==> flow/design.v <==
module cntwithen #(
    parameter BITWIDTH = 4  
) (
    input wire iClk,  
    input wire iRstN,  
    input wire iEn, 
    input wire iClr, 
    output reg [BITWIDTH - 1:0] oCnt
);
    always@(posedge iClk or negedge iRstN) begin
        if(~iRstN) begin
            oCnt <= 0;
        end else begin
            if(iClr) begin
                oCnt <= 0;
            end else begin
                oCnt <= oCnt + iEn;
            end
        end
    end
endmodule
module lsz # (
    parameter BITWIDTH = 4,
    parameter LOGBITWIDTH = $clog2(BITWIDTH)  
) (
    input wire [BITWIDTH - 1: 0] iGrey,  
    output wire [BITWIDTH - 1: 0] oOneHot,  
    output reg [LOGBITWIDTH - 1: 0] lszIdx  
);
    wire [BITWIDTH - 1: 0] tc;  
    genvar i;
    assign tc[0] = ~iGrey[0]; 
    generate 
        for (i = 1; i < BITWIDTH; i = i + 1) begin
            assign tc[i] = tc[i - 1] | ~iGrey[i];
        end
    endgenerate
    genvar j;
    assign oOneHot[0] = tc[0];
    generate 
        for(j = 1; j < BITWIDTH; j = j + 1) begin
            assign oOneHot[j] = tc[j - 1] ^ tc[j];
        end
    endgenerate
    always@(*) begin
        case(oOneHot)
            'd1 : lszIdx = 'd0;
            'd2 : lszIdx = 'd1;
            'd4 : lszIdx = 'd2;
            'd8 : lszIdx = 'd3;
            'd16 : lszIdx = 'd4;
            'd32 : lszIdx = 'd5;
            'd64 : lszIdx = 'd6;
            'd128 : lszIdx = 'd7;
            'd256 : lszIdx = 'd8;
            'd512 : lszIdx = 'd9;
            default : lszIdx = 'd0;
        endcase
    end
endmodule
module sobolrng_core #(
    parameter BITWIDTH = 8
) (
    input wire iClk,  
    input wire iRstN,  
    input wire iEn,
    input wire iClr,
    input wire [BITWIDTH - 1: 0] iOneHot,  
    input wire [BITWIDTH*BITWIDTH - 1: 0] dirVec,
    output reg [BITWIDTH - 1: 0] oRand  
);
    wire [BITWIDTH * BITWIDTH - 1: 0] orVec;
    wire [BITWIDTH - 1: 0] vec;
    assign orVec[BITWIDTH - 1: 0] = iOneHot[0] ? dirVec[BITWIDTH - 1: 0] : 0;
    genvar i;
    generate 
        for(i = 1; i < BITWIDTH; i = i + 1) begin
            assign orVec[(i+1)*BITWIDTH-1:i*BITWIDTH] = orVec[i*BITWIDTH-1:(i-1)*BITWIDTH] | (iOneHot[i] ? dirVec[(i+1)*BITWIDTH-1 : i*BITWIDTH] : 0);
        end
    endgenerate
    assign vec = orVec[BITWIDTH*BITWIDTH - 1: (BITWIDTH-1)*BITWIDTH];
    always@(posedge iClk or negedge iRstN) begin
        if(~iRstN) begin
            oRand <= 0;
        end else begin
            if(iClr) begin
                oRand <= 0;
            end else begin
                if(iEn) begin
                    oRand <= oRand ^ vec;
                end else begin 
                    oRand <= oRand;
                end 
            end 
        end
    end
endmodule
module sobolrng #(
    parameter BITWIDTH = 8
) (
    input wire iClk,  
    input wire iRstN,  
    input wire iEn, 
    input wire iClr, 
    output wire [BITWIDTH - 1: 0] sobolseq
);
    wire [BITWIDTH - 1: 0] cntNum;
    wire [BITWIDTH - 1: 0] oneHot;
    wire [BITWIDTH*BITWIDTH - 1: 0] dirVec;
    cntwithen #(
        .BITWIDTH(BITWIDTH)
    ) u_cntwithen (
        .iClk(iClk),
        .iRstN(iRstN),
        .iEn(iEn),
        .iClr(iClr),
        .oCnt(cntNum)
    );
    lsz #(
        .BITWIDTH(BITWIDTH)
    ) u_lsz (
        .iGrey(cntNum),
        .oOneHot(oneHot),
        .lszIdx()
    );
        assign dirVec[1*BITWIDTH-1 : 0*BITWIDTH] = 'd128;
        assign dirVec[2*BITWIDTH-1 : 1*BITWIDTH] = 'd64;
        assign dirVec[3*BITWIDTH-1 : 2*BITWIDTH] = 'd32;
        assign dirVec[4*BITWIDTH-1 : 3*BITWIDTH] = 'd16;
        assign dirVec[5*BITWIDTH-1 : 4*BITWIDTH] = 'd8;
        assign dirVec[6*BITWIDTH-1 : 5*BITWIDTH] = 'd4;
        assign dirVec[7*BITWIDTH-1 : 6*BITWIDTH] = 'd2;
        assign dirVec[8*BITWIDTH-1 : 7*BITWIDTH] = 'd1;
    sobolrng_core #(
        .BITWIDTH(BITWIDTH)
    ) u_sobolrng_core (
        .iClk(iClk),
        .iRstN(iRstN),
        .iEn(iEn),
        .iClr(iClr),
        .iOneHot(oneHot),
        .dirVec(dirVec),
        .oRand(sobolseq)
    );
endmodule
module parallelcnt (
    input wire iClk,
    input wire iRstN,
    input wire iA,
    input wire iB,
    output wire [1:0] oC
);
    assign oC = iA + iB;
endmodule
module uSADD #(
    parameter BINPUT = 2
) (
    input wire iClk,
    input wire iRstN, 
    input wire iA,
    input wire iB,
    output wire oC
);
    wire [BINPUT-1:0] PCout;
    reg [1:0] acc;
    parallelcnt u_parallelcnt (
        .iClk(iClk),
        .iRstN(iRstN),
        .iA(iA),
        .iB(iB),
        .oC(PCout)
    );
    always@(posedge iClk or negedge iRstN) begin
        if(~iRstN) begin
            acc <= 0;
        end else begin
            acc <= acc[0] + PCout;
        end
    end
    assign oC = acc[1];
endmodule
module uSSUB #(
    parameter BINPUT = 2
) (
    input wire iClk,
    input wire iRstN, 
    input wire iA,
    input wire iB,
    output wire oC
);
    wire [BINPUT-1:0] PCout;
    reg [1:0] acc;
    parallelcnt u_parallelcnt (
        .iClk(iClk),
        .iRstN(iRstN),
        .iA(iA),
        .iB(~iB),
        .oC(PCout)
    );
    always@(posedge iClk or negedge iRstN) begin
        if(~iRstN) begin
            acc <= 0;
        end else begin
            acc <= acc[0] + PCout;
        end
    end
    assign oC = acc[1];
endmodule
module uMUL_bi #(
    parameter BITWIDTH = 8
) (
    input wire iClk,
    input wire iRstN,
    input wire iA,
    input wire [BITWIDTH - 1: 0] iB,
    input wire loadB,
    input wire iClr,
    output reg oMult
);
    reg [BITWIDTH-1:0] iB_buff;  
    wire [BITWIDTH-1:0] sobolseqIn;
    wire [BITWIDTH-1:0] sobolseq;
    wire andTop;
    wire andBot;
    wire iA_inv = ~iA;
    always@(posedge iClk or negedge iRstN) begin
        if(~iRstN) begin
            iB_buff <= 0;
        end else begin
            if(loadB) begin
                iB_buff <= iB;
            end else begin
                iB_buff <= iB_buff;
            end
        end
    end
    sobolrng #(
        .BITWIDTH(BITWIDTH)
    ) u_sobolrngTop (
        .iClk(iClk),
        .iRstN(iRstN),
        .iEn(iA_inv), 
        .iClr(iClr),
        .sobolseq(sobolseqIn)
    );
    sobolrng #(
        .BITWIDTH(BITWIDTH)
    ) u_sobolrngBot (
        .iClk(iClk),
        .iRstN(iRstN),
        .iEn(iA), 
        .iClr(iClr),
        .sobolseq(sobolseq)
    );
    assign andTop = iA_inv & ~(iB_buff > sobolseqIn);
    assign andBot = iA & (iB_buff > sobolseq);
    always@(*) begin
        oMult <= andTop | andBot;
    end
endmodule
module uButterfly #(
    parameter BITWIDTH = 8,
              BINPUT = 2
) (
    input wire iClk,
    input wire iRstN,
    input wire loadW,
    input wire iClr,
    input wire iReal0,
    input wire iImg0,
    input wire iReal1,
    input wire iImg1,
    input wire [BITWIDTH-1:0] iwReal,
    input wire [BITWIDTH-1:0] iwImg,
    output wire oReal0,
    output wire oImg0,
    output wire oReal1,
    output wire oImg1
);
    wire eq_Real1_x_wReal;
    wire eq_Real1_x_wImg;
    wire eq_Img1_x_wReal;
    wire eq_Img1_x_wImg;
    wire scalerReal0;
    wire scalerImg0;
    wire real_eq;
    wire img_eq;
    reg biZero;
    always@(posedge iClk or negedge iRstN) begin
        if(~iRstN) begin 
            biZero <= 0;
        end else begin
            biZero <= ~biZero;
        end
    end
    uMUL_bi #(
        .BITWIDTH(BITWIDTH)
    )u_uMUL_bi_Real1_x_wReal (
        .iClk(iClk),
        .iRstN(iRstN),
        .iA(iReal1),
        .iB(iwReal),
        .loadB(loadW),
        .iClr(iClr),
        .oMult(eq_Real1_x_wReal)
    );
    uMUL_bi #(
        .BITWIDTH(BITWIDTH)
    ) u_uMUL_bi_Real1_x_wImg (
        .iClk(iClk),
        .iRstN(iRstN),
        .iA(iReal1),
        .iB(iwImg),
        .loadB(loadW),
        .iClr(iClr),
        .oMult(eq_Real1_x_wImg)
    );
    uMUL_bi #(
        .BITWIDTH(BITWIDTH)
    ) u_uMUL_bi_Img1_x_wReal (
        .iClk(iClk),
        .iRstN(iRstN),
        .iA(iImg1),
        .iB(iwReal),
        .loadB(loadW),
        .iClr(iClr),
        .oMult(eq_Img1_x_wReal)
    );
    uMUL_bi #(
        .BITWIDTH(BITWIDTH)
    ) u_uMUL_bi_Img1_x_wImg (
        .iClk(iClk),
        .iRstN(iRstN),
        .iA(iImg1),
        .iB(iwImg),
        .loadB(loadW),
        .iClr(iClr),
        .oMult(eq_Img1_x_wImg)
    );
    uSSUB #(
        .BINPUT(BINPUT)
    ) u_uSSUB_realeq (
        .iClk(iClk),
        .iRstN(iRstN),
        .iA(eq_Real1_x_wReal),
        .iB(eq_Img1_x_wImg),
        .oC(real_eq)
    );
    uSADD #(
        .BINPUT(BINPUT)
    ) u_uSADD_imgeq (
        .iClk(iClk),
        .iRstN(iRstN),
        .iA(eq_Real1_x_wImg),
        .iB(eq_Img1_x_wReal),
        .oC(img_eq) 
    );
    uSADD #(
        .BINPUT(BINPUT)
    ) u_uSADD_scalerReal (
        .iClk(iClk),
        .iRstN(iRstN),
        .iA(iReal0),
        .iB(biZero),
        .oC(scalerReal0)
    );
    uSADD #(
        .BINPUT(BINPUT)
    ) uSADD_scalerImg (
        .iClk(iClk),
        .iRstN(iRstN),
        .iA(iImg0),
        .iB(biZero),
        .oC(scalerImg0)
    );
    uSADD #(
        .BINPUT(BINPUT)
    ) u_uSADD_oReal0 (
        .iClk(iClk),
        .iRstN(iRstN),
        .iA(scalerReal0),
        .iB(real_eq),
        .oC(oReal0) 
    );
    uSADD #(
        .BINPUT(BINPUT)
    ) u_uSADD_oImg0 (
        .iClk(iClk),
        .iRstN(iRstN),
        .iA(scalerImg0),
        .iB(img_eq),
        .oC(oImg0) 
    );
    uSSUB #(
        .BINPUT(BINPUT)
    ) u_uSSUB_oReal1 (
        .iClk(iClk),
        .iRstN(iRstN),
        .iA(scalerReal0),
        .iB(real_eq),
        .oC(oReal1) 
    );
    uSSUB #(
        .BINPUT(BINPUT)
    ) u_uSSUB_oImg1 (
        .iClk(iClk),
        .iRstN(iRstN),
        .iA(scalerImg0),
        .iB(img_eq),
        .oC(oImg1) 
    );
endmodule
module uSFFT #(
    parameter BITWIDTH = 8,
    parameter BINPUT = 2
) (
    input wire iClk,
    input wire iRstN,
    input wire loadW,
    input wire iClr,
    input wire iAReal0,
    input wire iAImg0,
    input wire iAReal1,
    input wire iAImg1,
    input wire iBReal0,
    input wire iBImg0,
    input wire iBReal1,
    input wire iBImg1,
    input wire [BITWIDTH-1:0] iwReal,
    input wire [BITWIDTH-1:0] iwImg,
    output wire oCReal0,
    output wire oCImg0,
    output wire oCReal1,
    output wire oCImg1,
    output wire oDReal0,
    output wire oDImg0,
    output wire oDReal1,
    output wire oDImg1
);
    wire mid1_Real0;
    wire mid1_Img0;
    wire mid1_Real1;
    wire mid1_Img1;
    wire mid2_Real0;
    wire mid2_Img0;
    wire mid2_Real1;
    wire mid2_Img1;
    uButterfly #(
        .BITWIDTH(BITWIDTH),
        .BINPUT(BINPUT)
    ) u_uButterfly_in1 (
        .iClk(iClk),
        .iRstN(iRstN),
        .loadW(loadW),
        .iClr(iClr),
        .iReal0(iAReal0),
        .iImg0(iAImg0),
        .iReal1(iAReal1),
        .iImg1(iAImg1),
        .iwReal(iwReal),
        .iwImg(iwImg),
        .oReal0(mid1_Real0),
        .oImg0(mid1_Img0),
        .oReal1(mid1_Real1),
        .oImg1(mid1_Img1)
    );
    uButterfly #(
        .BITWIDTH(BITWIDTH),
        .BINPUT(BINPUT)
    ) u_uButterfly_in2 (
        .iClk(iClk),
        .iRstN(iRstN),
        .loadW(loadW),
        .iClr(iClr),
        .iReal0(iBReal0),
        .iImg0(iBImg0),
        .iReal1(iBReal1),
        .iImg1(iBImg1),
        .iwReal(iwReal),
        .iwImg(iwImg),
        .oReal0(mid2_Real0),
        .oImg0(mid2_Img0),
        .oReal1(mid2_Real1),
        .oImg1(mid2_Img1)
    );
    uButterfly #(
        .BITWIDTH(BITWIDTH),
        .BINPUT(BINPUT)
    ) u_uButterfly_out13 (
        .iClk(iClk),
        .iRstN(iRstN),
        .loadW(loadW),
        .iClr(iClr),
        .iReal0(mid1_Real0),
        .iImg0(mid1_Img0),
        .iReal1(mid2_Real0),
        .iImg1(mid2_Img0),
        .iwReal(iwReal),
        .iwImg(iwImg),
        .oReal0(oCReal0),
        .oImg0(oCImg0),
        .oReal1(oCReal1),
        .oImg1(oCImg1)
    );
    uButterfly #(
        .BITWIDTH(BITWIDTH),
        .BINPUT(BINPUT)
    ) u_uButterfly_out24 (
        .iClk(iClk),
        .iRstN(iRstN),
        .loadW(loadW),
        .iClr(iClr),
        .iReal0(mid1_Real1),
        .iImg0(mid1_Img1),
        .iReal1(mid2_Real1),
        .iImg1(mid2_Img1),
        .iwReal(iwReal),
        .iwImg(iwImg),
        .oReal0(oDReal0),
        .oImg0(oDImg0),
        .oReal1(oDReal1),
        .oImg1(oDImg1)
    );
endmodule
==> reports on uSFFT <==
=== Tool chain data of uSFFT ===
Module uSFFT before and after one edit of its RTL, step after step.
Lines under "original" count in the file above, lines under "edited" in the edited file.
"difference": "edited" minus "original" as printed here. "rel. change": 100 x difference / "original".
Operators carry their Yosys type and port widths (W data, S select, Z words).
Library cell names are shortened.
Not given: n/a

* Top module: uSFFT
* Clock input: iClk
* Cell library: sky130hd
* Library corner: tt_025C_1v80

=== The edit ===
Unified diff, file above to edited file.
A script made this edit. It changes what the design does and was not meant as an optimisation.

<pre>
@@ -151,5 +151,5 @@
     output wire [1:0] oC
 );
-    assign oC = iA + iB;
+    assign oC = iA ^ iB;
 endmodule
 module uSADD #(
</pre>

=== Word-level counts ===
Counts by Yosys on the flattened word-level netlist (proc, flatten, opt, wreduce; memories kept). Register bits leave out memories and registers merged into their read ports (data or address). Print and check cells are left out. Cells with the same type and inputs are merged into one.

{| class="wikitable"
|+ Operators by class
! item !! original !! edited !! difference !! rel. change (%)
|-
| mux-type cells || 352 || 352 || 0 || 0.00
|-
| add/sub/neg operators || 96 || 64 || -32 || -33.33
|-
| order comparisons || 32 || 32 || 0 || 0.00
|-
| bitwise operators || 1048 || 1080 || +32 || +3.05
|-
| equal/unequal tests || 8 || 8 || 0 || 0.00
|-
| reduce/logical cells || 8 || 8 || 0 || 0.00
|}

{| class="wikitable"
|+ Operators with widths
! kind !! original !! edited !! difference !! rel. change (%)
|-
| $xor A1 B1 Y1 || 224 || 256 || +32 || +14.29
|-
| $add A1 B1 Y2 || 32 || 0 || -32 || -100.00
|-
| $not A1 Y1 || 296 || 296 || 0 || 0.00
|-
| $or A1 B1 Y1 || 240 || 240 || 0 || 0.00
|-
| $mux W8 || 128 || 128 || 0 || 0.00
|-
| $add A1 B2 Y2 || 32 || 32 || 0 || 0.00
|-
| $add A8 B1 Y8 || 32 || 32 || 0 || 0.00
|-
| $and A1 B1 Y1 || 32 || 32 || 0 || 0.00
|-
| $gt A8 B8 Y1 || 32 || 32 || 0 || 0.00
|-
| $mux W1 || 32 || 32 || 0 || 0.00
|-
| $mux W2 || 32 || 32 || 0 || 0.00
|-
| $mux W3 || 32 || 32 || 0 || 0.00
|-
| $mux W4 || 32 || 32 || 0 || 0.00
|-
| $mux W5 || 32 || 32 || 0 || 0.00
|-
| $mux W6 || 32 || 32 || 0 || 0.00
|-
| $mux W7 || 32 || 32 || 0 || 0.00
|-
| $or A8 B1 Y8 || 32 || 32 || 0 || 0.00
|-
| $or A8 B2 Y8 || 32 || 32 || 0 || 0.00
|-
| $or A8 B3 Y8 || 32 || 32 || 0 || 0.00
|-
| $or A8 B4 Y8 || 32 || 32 || 0 || 0.00
|-
| $or A8 B5 Y8 || 32 || 32 || 0 || 0.00
|-
| $or A8 B6 Y8 || 32 || 32 || 0 || 0.00
|-
| $or A8 B7 Y8 || 32 || 32 || 0 || 0.00
|-
| $xor A8 B8 Y8 || 32 || 32 || 0 || 0.00
|-
| $ne A2 B2 Y1 const B || 8 || 8 || 0 || 0.00
|-
| $reduce_bool A2 Y1 || 8 || 8 || 0 || 0.00
|}

{| class="wikitable"
|+ Word-level totals
! item !! original !! edited !! difference !! rel. change (%)
|-
| elaborated cells || 1646 || 1646 || 0 || 0.00
|-
| bits of input ports || 28 || 28 || 0 || 0.00
|-
| output and inout bits || 8 || 8 || 0 || 0.00
|-
| flip-flop bits (word level) || 596 || 596 || 0 || 0.00
|}

=== Logic depth ===
Depth = most cells in a row (Yosys ltp): at word level without a register or memory, in the mapped netlist without a sequential cell, where the memories' decode and read muxes count.

{| class="wikitable"
|+ Logic depth
! item !! original !! edited !! difference !! rel. change (%)
|-
| word-level depth || 14 || 14 || 0 || 0.00
|-
| ABC_AREA || 0 || 0 || n/a || n/a
|-
| mapped depth || 9 || 9 || 0 || 0.00
|-
| mapped depth without buffers || 9 || 9 || 0 || 0.00
|}

=== Mapped cells and area ===
The flow's flattened synthesis, as Yosys stat reports it; memories are mapped. The netlist is that of the ABC_AREA named above (0 if unset); the other value can give another one.

{| class="wikitable"
|+ Mapped netlist
! item !! original !! edited !! difference !! rel. change (%)
|-
| sequential part of the area (um^2) || 14914.3 || 14914.3 || 0.0 || 0.00
|-
| mapped cells || 3219 || 3268 || +49 || +1.52
|-
| buffer cells || 76 || 76 || 0 || 0.00
|-
| flip-flop cells || 596 || 596 || 0 || 0.00
|-
| synthesis area (um^2) || 32471.1 || 32491.2 || +20.1 || +0.06
|}

{| class="wikitable"
|+ Cells by type
! cell type !! original !! edited !! difference !! rel. change (%)
|-
| nor2_1 || 336 || 375 || +39 || +11.61
|-
| ha_1 || 320 || 352 || +32 || +10.00
|-
| fa_1 || 32 || 0 || -32 || -100.00
|-
| and3_1 || 29 || 55 || +26 || +89.66
|-
| clkbuf_1 || 61 || 36 || -25 || -40.98
|-
| buf_2 || 10 || 34 || +24 || +240.00
|-
| inv_1 || 287 || 265 || -22 || -7.67
|-
| nand3_1 || 102 || 123 || +21 || +20.59
|-
| xor2_1 || 95 || 113 || +18 || +18.95
|-
| nor3_1 || 68 || 50 || -18 || -26.47
|-
| a21oi_1 || 197 || 214 || +17 || +8.63
|-
| a21o_1 || 23 || 6 || -17 || -73.91
|-
| xnor2_1 || 212 || 228 || +16 || +7.55
|-
| o211ai_2 || 0 || 14 || +14 || n/a
|-
| nor4_1 || 2 || 14 || +12 || +600.00
|-
| nor2b_1 || 102 || 93 || -9 || -8.82
|-
| nand4b_1 || 17 || 25 || +8 || +47.06
|-
| o221ai_1 || 8 || 0 || -8 || -100.00
|}

Not every row of either side is listed.
The figures by module come from a second, unflattened synthesis with its own total; it is not the netlist above.

{| class="wikitable"
|+ Unflattened totals
! item !! original !! edited !! difference !! rel. change (%)
|-
| cell total of the unflattened synthesis || 5748 || 5812 || +64 || +1.11
|-
| area (unflattened synthesis) (um^2) || 53951.7 || 54192.0 || +240.3 || +0.45
|}

Each row is one instance without its submodules.

{| class="wikitable"
|+ By module, original
! module !! instances !! sequential area (um^2) !! cells !! area (um^2)
|-
| sobolrng_core (BITWIDTH=8) || 32 || 200.2 || 82 || 759.5
|-
| cntwithen (BITWIDTH=8) || 32 || 200.2 || 34 || 364.1
|-
| uMUL_bi (BITWIDTH=8) || 16 || 200.2 || 74 || 694.4
|-
| lsz (BITWIDTH=8) || 32 || 0.0 || 19 || 118.9
|-
| uSADD (BINPUT=2) || 20 || 50.0 || 4 || 71.3
|-
| uSSUB (BINPUT=2) || 12 || 50.0 || 5 || 75.1
|-
| parallelcnt || 32 || 0.0 || 1 || 12.5
|-
| sobolrng (BITWIDTH=8) || 32 || 0.0 || 2 || 7.5
|-
| uButterfly || 4 || 25.0 || 2 || 28.8
|-
| uSFFT || 1 || 0.0 || 0 || 0.0
|}

{| class="wikitable"
|+ By module, edited
! module !! instances !! sequential area (um^2) !! cells !! area (um^2)
|-
| sobolrng_core (BITWIDTH=8) || 32 || 200.2 || 82 || 759.5
|-
| cntwithen (BITWIDTH=8) || 32 || 200.2 || 34 || 364.1
|-
| uMUL_bi (BITWIDTH=8) || 16 || 200.2 || 74 || 694.4
|-
| lsz (BITWIDTH=8) || 32 || 0.0 || 19 || 118.9
|-
| uSADD (BINPUT=2) || 20 || 50.0 || 4 || 71.3
|-
| uSSUB (BINPUT=2) || 12 || 50.0 || 5 || 75.1
|-
| parallelcnt || 32 || 0.0 || 3 || 20.0
|-
| sobolrng (BITWIDTH=8) || 32 || 0.0 || 2 || 7.5
|-
| uButterfly || 4 || 25.0 || 2 || 28.8
|-
| uSFFT || 1 || 0.0 || 0 || 0.0
|}

=== Worst setup path after synthesis ===
Source: OpenSTA report_checks on the synthesized netlist (no wires, ideal clock, input and output delay 20% of the period each), path of least setup slack; recovery checks are left aside. Register names are those of the netlist, which keeps one name where synthesis merged equal registers.

{| class="wikitable"
|+ Timing path after synthesis
! item !! original !! edited !! difference !! rel. change (%)
|-
| path type || reg-to-reg || reg-to-reg || n/a || n/a
|-
| from || register (name not given) || register (name not given) || n/a || n/a
|-
| to || register u_uButterfly_out13.u_uSSUB_realeq.acc[0] || register u_uButterfly_out24.u_uSADD_imgeq.acc[0] || n/a || n/a
|-
| driving pins on the path || 8 || 9 || +1 || +12.50
|-
| time at the first pin (ps) || 0 || 0 || 0 || n/a
|-
| required time (ps) || 3886 || 3874 || -12 || -0.31
|-
| library setup time (ps) || 114 || 126 || +12 || n/a
|-
| buffers on the path || 0 || 0 || 0 || n/a
|-
| delay of the path (ps) || 2587 || 2309 || -278 || -10.75
|-
| clock period (ps) || 4000 || 4000 || 0 || 0.00
|-
| arrival (ps) || 2473 || 2183 || -290 || -11.73
|-
| setup slack (ps) || 1413 || 1691 || +278 || n/a
|-
| synthesis period reached (ps) || 2587 || 2309 || -278 || -10.75
|}

"delay of the path" = arrival - input delay + setup time.
"driving pins on the path": output pins that drive a net of the path, with the launching flip-flop's if there is one; two outputs of one cell count as two.
"synthesis period reached" = period - worst setup slack (recovery checks aside). The figure is calculated, with input and output delays left at 20% of the set period.
The rows between start and end are the longest chain of elaborated cells between them; the timing report does not say that the signal goes this way. Where chains are equally long, one stands for them.
A line is the first line of the expression or statement that the cell stems from. Yosys adds cells for indexed reads and writes and turns some case tables into memories.

On the way, after synthesis, original:
* Path through: dfrtp_1 > ha_1 > a211oi_1 > nor2_1 > o221a_2 > or4_1 > fa_1 > inv_1
* Cells in the longest elaborated chain: 7
* Elaborated cells between the ends (all ways): 9
* RTL lines with such cells: 6
* Those cells by class: 2 x add/sub; 2 x compare; 5 x logic

{| class="wikitable"
|+ RTL lines, path after synthesis, original
! item !! line !! source
|-
| $gt A8 B8 Y1 || 255 || <nowiki>assign andTop = iA_inv & ~(iB_buff > sobolseqIn);</nowiki>
|-
| $not A1 Y1 || 255 ||
|-
| $and A1 B1 Y1 || 255 ||
|-
| $or A1 B1 Y1 || 258 || <nowiki>oMult <= andTop | andBot;</nowiki>
|-
| $not A1 Y1 || 197 || <nowiki>.iB(~iB),</nowiki>
|-
| $add A1 B1 Y2 || 153 || <nowiki>assign oC = iA + iB;</nowiki>
|-
| $add A1 B2 Y2 || 204 || <nowiki>acc <= acc[0] + PCout;</nowiki>
|-
| end, assigned || 202 || <nowiki>acc <= 0;</nowiki>
|-
| end, assigned || 204 ||
|-
| end, declared || 192 || <nowiki>reg [1:0] acc;</nowiki>
|}

On the way, after synthesis, edited:
* Path through: dfrtp_1 > ha_1 > nor2b_1 > o211ai_2 > a21oi_1 > or4_1 > o211ai_2 > xor2_1 > ha_1
* Cells in the longest elaborated chain: 6
* Elaborated cells between the ends (all ways): 8
* RTL lines with such cells: 5
* Those cells by class: 1 x add/sub; 2 x compare; 5 x logic

{| class="wikitable"
|+ RTL lines, path after synthesis, edited
! item !! line !! source
|-
| $gt A8 B8 Y1 || 255 || <nowiki>assign andTop = iA_inv & ~(iB_buff > sobolseqIn);</nowiki>
|-
| $not A1 Y1 || 255 ||
|-
| $and A1 B1 Y1 || 255 ||
|-
| $or A1 B1 Y1 || 258 || <nowiki>oMult <= andTop | andBot;</nowiki>
|-
| $xor A1 B1 Y1 || 153 || <nowiki>assign oC = iA ^ iB;</nowiki>
|-
| $add A1 B2 Y2 || 177 || <nowiki>acc <= acc[0] + PCout;</nowiki>
|-
| end, assigned || 175 || <nowiki>acc <= 0;</nowiki>
|-
| end, assigned || 177 ||
|-
| end, declared || 165 || <nowiki>reg [1:0] acc;</nowiki>
|}

=== Path in the finished layout ===
Path of least setup slack in the final report of the runs of set A (OpenROAD, finished layout, wires in). Where an end is a register, its clock arrival counts in the times.
The report prints the path's times to 10 ps; the period is as set.

{| class="wikitable"
|+ Timing path after layout
! item !! original !! edited !! difference !! rel. change (%)
|-
| path type || reg-to-reg || reg-to-reg || n/a || n/a
|-
| from || register (name not given) || register (name not given) || n/a || n/a
|-
| to || register u_uButterfly_out13.u_uSSUB_realeq.acc[0] || register u_uButterfly_in2.u_uSADD_imgeq.acc[0] || n/a || n/a
|-
| driving pins on the path || 8 || 8 || 0 || 0.00
|-
| arrival (ps) || 3460 || 3400 || -60 || -1.73
|-
| library setup time (ps) || 100 || 110 || +10 || n/a
|-
| setup slack (ps) || 1020 || 1090 || +70 || n/a
|-
| buffers on the path || 0 || 0 || 0 || n/a
|-
| clock period (ps) || 4000 || 4000 || 0 || 0.00
|-
| required time (ps) || 4480 || 4490 || +10 || +0.22
|-
| time at the first pin (ps) || 590 || 610 || +20 || +3.39
|}

The rows between start and end are the longest chain of elaborated cells between them; the timing report does not say that the signal goes this way. Where chains are equally long, one stands for them.

On the way, after layout, original:
* Path through: dfrtp_1 > ha_1 > o21ai_0 > nor2_1 > o221a_2 > or4_1 > fa_1 > inv_1
* Cells in the longest elaborated chain: 7
* Elaborated cells between the ends (all ways): 9
* RTL lines with such cells: 6
* Those cells by class: 2 x add/sub; 2 x compare; 5 x logic

{| class="wikitable"
|+ RTL lines, path after layout, original
! item !! line !! source
|-
| $gt A8 B8 Y1 || 255 || <nowiki>assign andTop = iA_inv & ~(iB_buff > sobolseqIn);</nowiki>
|-
| $not A1 Y1 || 255 ||
|-
| $and A1 B1 Y1 || 255 ||
|-
| $or A1 B1 Y1 || 258 || <nowiki>oMult <= andTop | andBot;</nowiki>
|-
| $not A1 Y1 || 197 || <nowiki>.iB(~iB),</nowiki>
|-
| $add A1 B1 Y2 || 153 || <nowiki>assign oC = iA + iB;</nowiki>
|-
| $add A1 B2 Y2 || 204 || <nowiki>acc <= acc[0] + PCout;</nowiki>
|-
| end, assigned || 202 || <nowiki>acc <= 0;</nowiki>
|-
| end, assigned || 204 ||
|-
| end, declared || 192 || <nowiki>reg [1:0] acc;</nowiki>
|}

On the way, after layout, edited:
* Path through: dfrtp_1 > ha_1 > nand4_1 > o21ai_0 > a21oi_1 > nor4_1 > xor2_1 > ha_1
* Cells in the longest elaborated chain: 6
* Elaborated cells between the ends (all ways): 8
* RTL lines with such cells: 5
* Those cells by class: 1 x add/sub; 2 x compare; 5 x logic

{| class="wikitable"
|+ RTL lines, path after layout, edited
! item !! line !! source
|-
| $gt A8 B8 Y1 || 255 || <nowiki>assign andTop = iA_inv & ~(iB_buff > sobolseqIn);</nowiki>
|-
| $not A1 Y1 || 255 ||
|-
| $and A1 B1 Y1 || 255 ||
|-
| $or A1 B1 Y1 || 258 || <nowiki>oMult <= andTop | andBot;</nowiki>
|-
| $xor A1 B1 Y1 || 153 || <nowiki>assign oC = iA ^ iB;</nowiki>
|-
| $add A1 B2 Y2 || 177 || <nowiki>acc <= acc[0] + PCout;</nowiki>
|-
| end, assigned || 175 || <nowiki>acc <= 0;</nowiki>
|-
| end, assigned || 177 ||
|-
| end, declared || 165 || <nowiki>reg [1:0] acc;</nowiki>
|}

=== Layout results ===
Both versions went through the flow (Yosys, OpenROAD) with the same settings in each pair. Constraints: input delay and output delay 20% of the set period each, output load 0.01 pF.

Flow settings, set A:
* period_ns: 4.0
* CAP_MARGIN: 20
* CORE_MARGIN: 2
* CORE_UTILIZATION: 40
* SLEW_MARGIN: 20

{| class="wikitable"
|+ Measured results, set A
! item !! original !! edited !! difference !! rel. change (%)
|-
| total power after layout (mW) || 17.065 || 17.028 || -0.037 || -0.22
|-
| full die area (um^2) || 83471.9 || 83523.9 || +52.0 || +0.06
|-
| sum of negative setup slack (ps) || 0 || 0 || 0 || n/a
|-
| utilization after layout (%) || 45.6 || 45.8 || +0.2 || n/a
|-
| worst setup slack after layout (ps) || 1025 || 1091 || +66 || n/a
|-
| standard-cell area after layout (um^2) || 36668.9 || 36797.8 || +128.9 || +0.35
|-
| chip area after synthesis (Yosys) (um^2) || 32471.1 || 32491.2 || +20.1 || +0.06
|-
| achieved period (ps) || 2975 || 2909 || -66 || -2.22
|}

Flow settings, set B:
* CAP_MARGIN: 25
* CORE_ASPECT_RATIO: 1.37
* CORE_MARGIN: 2
* CORE_UTILIZATION: 67
* HOLD_SLACK_MARGIN: -0.06
* SETUP_SLACK_MARGIN: 0.68
* SLEW_MARGIN: 20
* period_ns: 2.48

{| class="wikitable"
|+ Measured results, set B
! item !! original !! edited !! difference !! rel. change (%)
|-
| total power after layout (mW) || 28.753 || 27.410 || -1.343 || -4.67
|-
| full die area (um^2) || 50263.8 || 50293.6 || +29.8 || +0.06
|-
| sum of negative setup slack (ps) || -705 || -75 || +630 || n/a
|-
| utilization after layout (%) || 80.1 || 78.1 || -2.0 || n/a
|-
| worst setup slack after layout (ps) || -135 || -56 || +79 || n/a
|-
| standard-cell area after layout (um^2) || 38434.4 || 37494.7 || -939.7 || -2.44
|-
| chip area after synthesis (Yosys) (um^2) || 32471.1 || 32491.2 || +20.1 || +0.06
|-
| worst hold slack after layout (ps) || 305 || 240 || -65 || n/a
|-
| achieved period (ps) || 2615 || 2536 || -79 || -3.02
|}

By "achieved period" is meant the clock period of the run minus its worst setup slack. This is arithmetic on one report: input and output delays are still those of the set period (20% each).
"total power after layout": no workload was simulated; the value follows from the tool's default switching activity.
